==> flow/design.v <==
module if_stage (
    input  wire        clk,
    input  wire        rst_n,
    input  wire        stall,
    input  wire        branch_taken,
    input  wire [18:0] branch_target,
    output reg         ibus_valid,
    output reg  [18:0] ibus_addr,
    input  wire [18:0] ibus_rdata,
    output reg  [18:0] pc,
    output reg  [18:0] instruction
);
    always @(posedge clk or negedge rst_n) begin
        if (!rst_n) begin
            pc          <= 19'd0;
            ibus_valid  <= 1'b0;
        end
        else if (!stall) begin
            pc <= branch_taken ? branch_target : pc + 19'd1;
            ibus_valid <= 1'b1;
            ibus_addr  <= pc;
        end
    end
    always @(posedge clk or negedge rst_n) begin
        if (!rst_n)
            instruction <= 19'd0;
        else if (ibus_valid)
            instruction <= ibus_rdata;
    end
endmodule
module id_stage(
    input [18:0] instruction,
    output [4:0] opcode,
    output [2:0] rd,
    output [2:0] rs1,
    output [2:0] rs2,
    output [14:0] immediate,
    output reg [1:0] prediction
);
    assign opcode = instruction[18:14];
    assign rd = instruction[13:11];
    assign rs1 = instruction[10:8];
    assign rs2 = instruction[7:5];
    assign immediate = instruction[14:0];
    always @(*) begin
        case(opcode)
            5'b01010, 5'b01011, 5'b01100: prediction = 2'b10;  
            default: prediction = 2'b00;  
        endcase
    end
endmodule
module regfile(
    input clk,
    input [2:0] rd_addr,
    input [2:0] rs1_addr,
    input [2:0] rs2_addr,
    input [18:0] wb_data,
    input reg_write,
    output [18:0] rs1_data,
    output [18:0] rs2_data
);
    reg [18:0] registers [0:7];
    always @(posedge clk) begin
        if (reg_write && rd_addr != 0)
            registers[rd_addr] <= wb_data;
    end
    assign rs1_data = (rs1_addr == 3'd0) ? 19'd0 : registers[rs1_addr];
    assign rs2_data = (rs2_addr == 3'd0) ? 19'd0 : registers[rs2_addr];
endmodule
module alu(
    input [4:0] opcode,
    input [18:0] operand_a,
    input [18:0] operand_b,
    output reg [18:0] result,
    output reg zero_flag,
    output reg div_by_zero
);
    always @(*) begin
        result = 19'd0;
        div_by_zero = 1'b0;
        case(opcode)
            5'b00000: result = operand_a + operand_b;
            5'b00001: result = operand_a - operand_b;
            5'b00010: result = operand_a * operand_b;
            5'b00011: begin
                div_by_zero = (operand_b == 0);
                result = (operand_b == 0) ? 19'h7FFFF : operand_a / operand_b;
            end
            5'b00100: result = operand_a & operand_b;
            5'b00101: result = operand_a | operand_b;
            5'b00110: result = operand_a ^ operand_b;
            5'b00111: result = ~operand_a;
            5'b01000: result = operand_a + 1;
            5'b01001: result = operand_a - 1;
        endcase
        zero_flag = (result == 0);
    end
endmodule
module cpu_core (
    input  wire        clk,
    input  wire        rst_n,
    output reg         bus_valid,
    output reg         bus_write,
    output reg  [18:0] bus_addr,
    output reg  [18:0] bus_wdata,
    input  wire [18:0] bus_rdata
);
    wire [18:0] if_pc;
    wire [18:0] if_instr;
    wire [4:0]  opcode;
    wire [2:0]  rd, rs1, rs2;
    wire [14:0] imm;
    wire [18:0] rs1_data, rs2_data;
    wire [18:0] alu_result;
    wire        zero_flag;
    wire        div_by_zero;
    wire [18:0] wb_data;
    wire        reg_write;
    wire is_load  = (opcode == 5'b01000);
    wire is_store = (opcode == 5'b01001);
    wire mem_access = is_load | is_store;
    if_stage ifs (
        .clk(clk),
        .rst_n(rst_n),
        .stall(mem_access),           
        .branch_taken(1'b0),
        .branch_target(19'd0),
        .ibus_valid(),                
        .ibus_addr(),                 
        .ibus_rdata(bus_rdata),
        .pc(if_pc),
        .instruction(if_instr)
    );
    id_stage id (
        .instruction(if_instr),
        .opcode(opcode),
        .rd(rd),
        .rs1(rs1),
        .rs2(rs2),
        .immediate(imm),
        .prediction()
    );
    regfile rf (
        .clk(clk),
        .rd_addr(rd),
        .rs1_addr(rs1),
        .rs2_addr(rs2),
        .wb_data(wb_data),
        .reg_write(reg_write),
        .rs1_data(rs1_data),
        .rs2_data(rs2_data)
    );
    alu alu_u (
        .opcode(opcode),
        .operand_a(rs1_data),
        .operand_b(rs2_data),
        .result(alu_result),
        .zero_flag(zero_flag),
        .div_by_zero(div_by_zero)
    );
always @(*) begin
    bus_valid = mem_access;
    bus_write = is_store;
    bus_addr  = alu_result;
    bus_wdata = rs2_data;
end
    assign wb_data =
        (is_load)  ? bus_rdata :
                     alu_result;
    assign reg_write = ~is_store & ~is_load;
endmodule
Step by step through the tools: cpu_core:

Tool output for the design above, in the order of the flow.
Lines are those of the file above, counted from 1.
Operators carry their Yosys type and port widths (W data, S select, Z words).
Cell names lack the library's common part.
A cell with n/a has no value.

* top: cpu_core
* clock input: clk
* library: sky130hd
* timing corner: tt_025C_1v80

Word-level counts:

Yosys after proc, flatten, opt, wreduce and memory -nomap, before mapping. Enables and synchronous resets that opt folds into registers are not counted as muxes. Memory bits, and registers merged into a memory's read port (data or address), are not among the register bits. Print and check cells are not counted. Equal cells are merged and count once.
Yosys's memory passes give these memory sizes; they may raise the number of words (mostly to a power of two), join words into wider ones and drop unused or constant bits.

* register bits after elaboration: 20
* bits in writable memories: 152
* memories kept: 1
* output and inout port bits: 40
* word-level cells: 40

Memory list
* rf.registers: depth 8, width 19, rd ports 2, write ports 1, line 62 `reg [18:0] registers [0:7];`

* $add $sub $neg: 4
* $mul: 1
* divide/modulo/power cells: 1
* equal/unequal tests: 9
* muxes and demuxes: 8
* bitwise logic cells: 8
* reductions and logical operators: 6

Operators by type and width (number)
* $div A19 B19 Y19: 1
* $mul A19 B19 Y19: 1
* $pmux W19 S10: 1
* $mux W19: 5
* $eq A5 B3 Y1 const B: 4
* $add A19 B1 Y19 const B: 1
* $sub A19 B1 Y19 const B: 1
* $add A19 B19 Y19: 1
* $sub A19 B19 Y19: 1
* $and A19 B19 Y19: 1
* $or A19 B19 Y19: 1
* $xor A19 B19 Y19: 1
* $not A19 Y19: 1
* $logic_not A19 Y1: 1
* $eq A5 B2 Y1 const B: 2
* $eq A5 B4 Y1 const B: 2
* $logic_not A3 Y1: 2
* $eq A5 B1 Y1 const B: 1
* $logic_not A5 Y1: 1
* $reduce_bool A3 Y1: 1
* $mux W3: 1
* $not A1 Y1: 2
* $and A1 B1 Y1: 1
* $or A1 B1 Y1: 1
* $logic_and A1 B1 Y1: 1
* $mux W1: 1

Logic depth:

Yosys ltp: most cells in a row. Word level: on the elaborated netlist, between registers, memories and ports. Mapped: between sequential cells and ports; inverters and the memories' decode and read muxes count.

* depth after elaboration: 7
* ABC_AREA: 0
* mapped depth: 186
* gate-level depth less buffers: 164

Netlist:

The flow's flattened synthesis, as Yosys stat reports it; memories are mapped. The netlist is that of the ABC_AREA named above (0 if unset); the other value can give another one.
Totals and module areas in this step are rounded.

* cell count: 3023
* mapped area: 26000 um^2
* area of sequential cells: 4700 um^2
* flip-flop cells: 158

Cell types
* edfxtp_1: number 143, total area 4.29E+03 um^2
* ha_1: number 314, total area 3.93E+03 um^2
* fa_1: number 124, total area 2.48E+03 um^2
* nand2_1: number 298, total area 1.12E+03 um^2
* mux4_2: number 43, total area 968.429 um^2
* inv_1: number 254, total area 953.414 um^2
* nor2_1: number 251, total area 942.154 um^2
* mux2_2: number 83, total area 934.646 um^2
* o21ai_0: number 177, total area 885.85 um^2
* a21oi_1: number 176, total area 880.845 um^2
* xnor2_1: number 91, total area 797.014 um^2
* o21a_1: number 77, total area 578.054 um^2
* mux2i_1: number 57, total area 570.547 um^2
* a21o_1: number 57, total area 427.91 um^2
* nor3_1: number 85, total area 425.408 um^2
* xor2_1: number 44, total area 385.37 um^2
* dfrtp_1: number 15, total area 375.36 um^2
* clkbuf_1: number 93, total area 349.085 um^2

Other cell types: 81; their cells: 641.
By module: a second synthesis without flattening, with its own total; a netlist apart from the flattened one above.

* cell total of the unflattened synthesis: 3200
* area total of the unflattened synthesis: 28000 um^2

Each row is one instance without its submodules.

Modules
* alu: times used 1, cells 2533, area 18000 um^2, seq. area 0.0 um^2
* regfile: times used 1, cells 400, area 6300 um^2, seq. area 4000 um^2
* if_stage: times used 1, cells 207, area 2600 um^2, seq. area 1500 um^2
* cpu_core: times used 1, cells 25, area 330 um^2, seq. area 0.0 um^2
* id_stage: times used 1, cells 35, area 260 um^2, seq. area 0.0 um^2

Timing after synthesis:

Source: OpenSTA report_checks on the synthesized netlist (no wires, ideal clock, input and output delay 20% of the period each), path of least setup slack; recovery checks are left aside. Register names are those of the netlist, which keeps one name where synthesis merged equal registers.

* path kind: register -> output
* start point: register ifs.instruction[5]
* end point: output bus_addr[0]
* period: 45000 ps
* external output delay: 9000 ps
* time at the first pin: 0 ps
* data arrival time: 35934 ps
* path slack: 66 ps
* delay of the path: 35934 ps
* driving pins on the path: 169
* buffers on the path: 23
* period reached after synthesis: 44934 ps

"delay of the path" = arrival - input delay + setup time.
At an output port there is no setup time.
"driving pins on the path" counts driving pins, that of a launching flip-flop among them; a cell with two outputs on the path counts twice.
"period reached after synthesis" = period - worst setup slack (recovery checks aside). The figure is calculated, with input and output delays left at 20% of the set period.
Between the ends stands the longest chain of elaborated cells between them, by number of cells; it is not shown to be the way that was timed. Of several equally long chains one is given.
Each line given opens the expression or statement behind the cell; cells for indexed reads and writes are added by Yosys, which also makes memories of some case tables.
The chain passes a memory read, where the word-level depth is cut; so it can be longer than that depth.

* cells stage by stage: dfrtp_1 -> buf_6 -> buf_6 -> buf_4 -> buf_2 -> mux2i_1 -> mux4_2 -> buf_1 -> ha_1 -> a21oi_1 -> ha_1 -> o21a_1 -> o21ai_0 -> or4_4 -> nand2_1 -> ha_1 -> o21a_1 -> o21a_1 -> [... 133 more ...] -> o211ai_1 -> a31oi_1 -> a221o_1 -> o21ai_0 -> clkbuf_1 -> nand2_1 -> o21ai_0 -> ha_1 -> nor2b_1 -> o21a_1 -> o21a_1 -> o21a_1 -> o21a_1 -> o31a_1 -> o21ai_0 -> a21oi_1 -> o41ai_1 -> nand2_1
* length of the longest elaborated chain: 5

RTL lines, path after synthesis
* start: declaration: line 11 `output reg  [18:0] instruction`
* start: assignment: line 26 `instruction <= 19'd0;`
* start: assignment: line 28 `instruction <= ibus_rdata;`
* $mem_v2 Z8 W19: line 62 `reg [18:0] registers [0:7];`
* $mux W19: line 68 `assign rs2_data = (rs2_addr == 3'd0) ? 19'd0 : registers[rs2_addr];`
* $div A19 B19 Y19: line 87 `result = (operand_b == 0) ? 19'h7FFFF : operand_a / operand_b;`
* $mux W19: line 87
* $pmux W19 S10: line 81 `case(opcode)`
* end: declaration: line 104 `output reg  [18:0] bus_addr,`

Worst path after layout:

Path of least setup slack in the final report of stored run 1 (OpenROAD, finished layout, wires in). Where an end is a register, its clock arrival counts in the times.
The path's times are printed in steps of 10 ps; the period is the one set.

* path kind: register -> output
* start point: register ifs.instruction[5]
* end point: output bus_addr[0]
* period: 45000 ps
* external output delay: 9000 ps
* time at the first pin: 410 ps
* data arrival time: 33200 ps
* path slack: 2800 ps
* driving pins on the path: 159
* buffers on the path: 14

Between the ends stands the longest chain of elaborated cells between them, by number of cells; it is not shown to be the way that was timed. Of several equally long chains one is given.
The chain passes a memory read, where the word-level depth is cut; so it can be longer than that depth.

* cells stage by stage: dfrtp_4 -> buf_12 -> mux4_2 -> or3_1 -> o31a_1 -> nor4_4 -> and3_4 -> a21oi_1 -> a21oi_1 -> ha_1 -> o21a_1 -> o21ai_2 -> or4_4 -> nand2_4 -> ha_4 -> o21a_1 -> o21a_1 -> nor2_2 -> [... 123 more ...] -> a21oi_2 -> o211ai_1 -> a31oi_2 -> a221o_1 -> o21a_4 -> mux2_2 -> ha_1 -> o21a_1 -> o21a_1 -> o21a_1 -> o21a_1 -> o31a_1 -> o21ai_1 -> a21oi_1 -> o41ai_2 -> buf_4 -> nand2_1 -> buf_2
* length of the longest elaborated chain: 5

RTL lines, path post-layout
* start: declaration: line 11 `output reg  [18:0] instruction`
* start: assignment: line 26 `instruction <= 19'd0;`
* start: assignment: line 28 `instruction <= ibus_rdata;`
* $mem_v2 Z8 W19: line 62 `reg [18:0] registers [0:7];`
* $mux W19: line 68 `assign rs2_data = (rs2_addr == 3'd0) ? 19'd0 : registers[rs2_addr];`
* $div A19 B19 Y19: line 87 `result = (operand_b == 0) ? 19'h7FFFF : operand_a / operand_b;`
* $mux W19: line 87
* $pmux W19 S10: line 81 `case(opcode)`
* end: declaration: line 104 `output reg  [18:0] bus_addr,`

==> results <==
Stored flow runs of cpu_core (4 of them; Yosys, OpenROAD, sky130hd). They differ in their settings and are not a sequence. Constraints: input delay and output delay 20% of the set period each, output load 0.01 pF.
"critical path time" = time allowed to the worst setup path (clock period - input delay - output delay, where it has them) - its slack; a late launch clock adds to it, a late capture clock takes from it.
"power": no workload was simulated; the value follows from the tool's default switching activity.
"critical path time" is known to 10 ps.
Results are given in rounded form.

### Stored run 1

Settings: `CORE_MARGIN=3`, `GPL_ROUTABILITY_DRIVEN=0`, `HOLD_SLACK_MARGIN=0.3`, `SETUP_SLACK_MARGIN=3.52`, `TNS_END_PERCENT=95`, `period_ns=45.0`, `CAP_MARGIN=20`, `CORE_UTILIZATION=40`, `SLEW_MARGIN=20`

- Full die area: 68,000 um^2
- Power: 2.2 mW
- Setup slack of the worst path: 2,800 ps
- Total negative slack: 0 ps
- Netlist area reported by Yosys: 26,000 um^2
- Final design utilization: 52%
- Standard-cell area of the final layout: 33,000 um^2
- Worst-case hold slack: 660 ps
- Critical path time: 33,200 ps
- Worst setup path type: register -> output

### Stored run 2

Settings: `ABC_AREA=1`, `CELL_PAD_IN_SITES_GLOBAL_PLACEMENT=3`, `CORE_MARGIN=9`, `CORE_UTILIZATION=69`, `GPL_ROUTABILITY_DRIVEN=0`, `MIN_ROUTING_LAYER=met2`, `PLACE_DENSITY=0.49`, `TNS_END_PERCENT=30`, `period_ns=45.0`, `CAP_MARGIN=20`, `SLEW_MARGIN=20`

No final report: placement broke off with GPL-0301.

### Stored run 3

Settings: `CAP_MARGIN=5`, `CORE_MARGIN=3`, `CORE_UTILIZATION=59`, `GPL_ROUTABILITY_DRIVEN=0`, `HOLD_SLACK_MARGIN=0.3`, `PLACE_DENSITY_LB_ADDON=0.07`, `SETUP_SLACK_MARGIN=3.52`, `TNS_END_PERCENT=95`, `period_ns=45.0`, `SLEW_MARGIN=20`

- Full die area: 47,000 um^2
- Power: 2.1 mW
- Setup slack of the worst path: 2,800 ps
- Total negative slack: 0 ps
- Netlist area reported by Yosys: 26,000 um^2
- Final design utilization: 74%
- Standard-cell area of the final layout: 32,000 um^2
- Worst-case hold slack: 700 ps
- Critical path time: 33,160 ps
- Worst setup path type: register -> output

### Stored run 4

Settings: `CORE_UTILIZATION=62`, `CTS_CLUSTER_DIAMETER=131`, `GPL_ROUTABILITY_DRIVEN=0`, `GPL_TIMING_DRIVEN=1`, `SETUP_SLACK_MARGIN=5.0`, `SLEW_MARGIN=5`, `period_ns=43.2`, `CAP_MARGIN=20`, `CORE_MARGIN=2`

- Full die area: 44,000 um^2
- Power: 2.3 mW
- Setup slack of the worst path: 1,300 ps
- Total negative slack: 0 ps
- Netlist area reported by Yosys: 26,000 um^2
- Final design utilization: 78%
- Standard-cell area of the final layout: 33,000 um^2
- Worst-case hold slack: 670 ps
- Critical path time: 33,310 ps
- Worst setup path type: register -> output
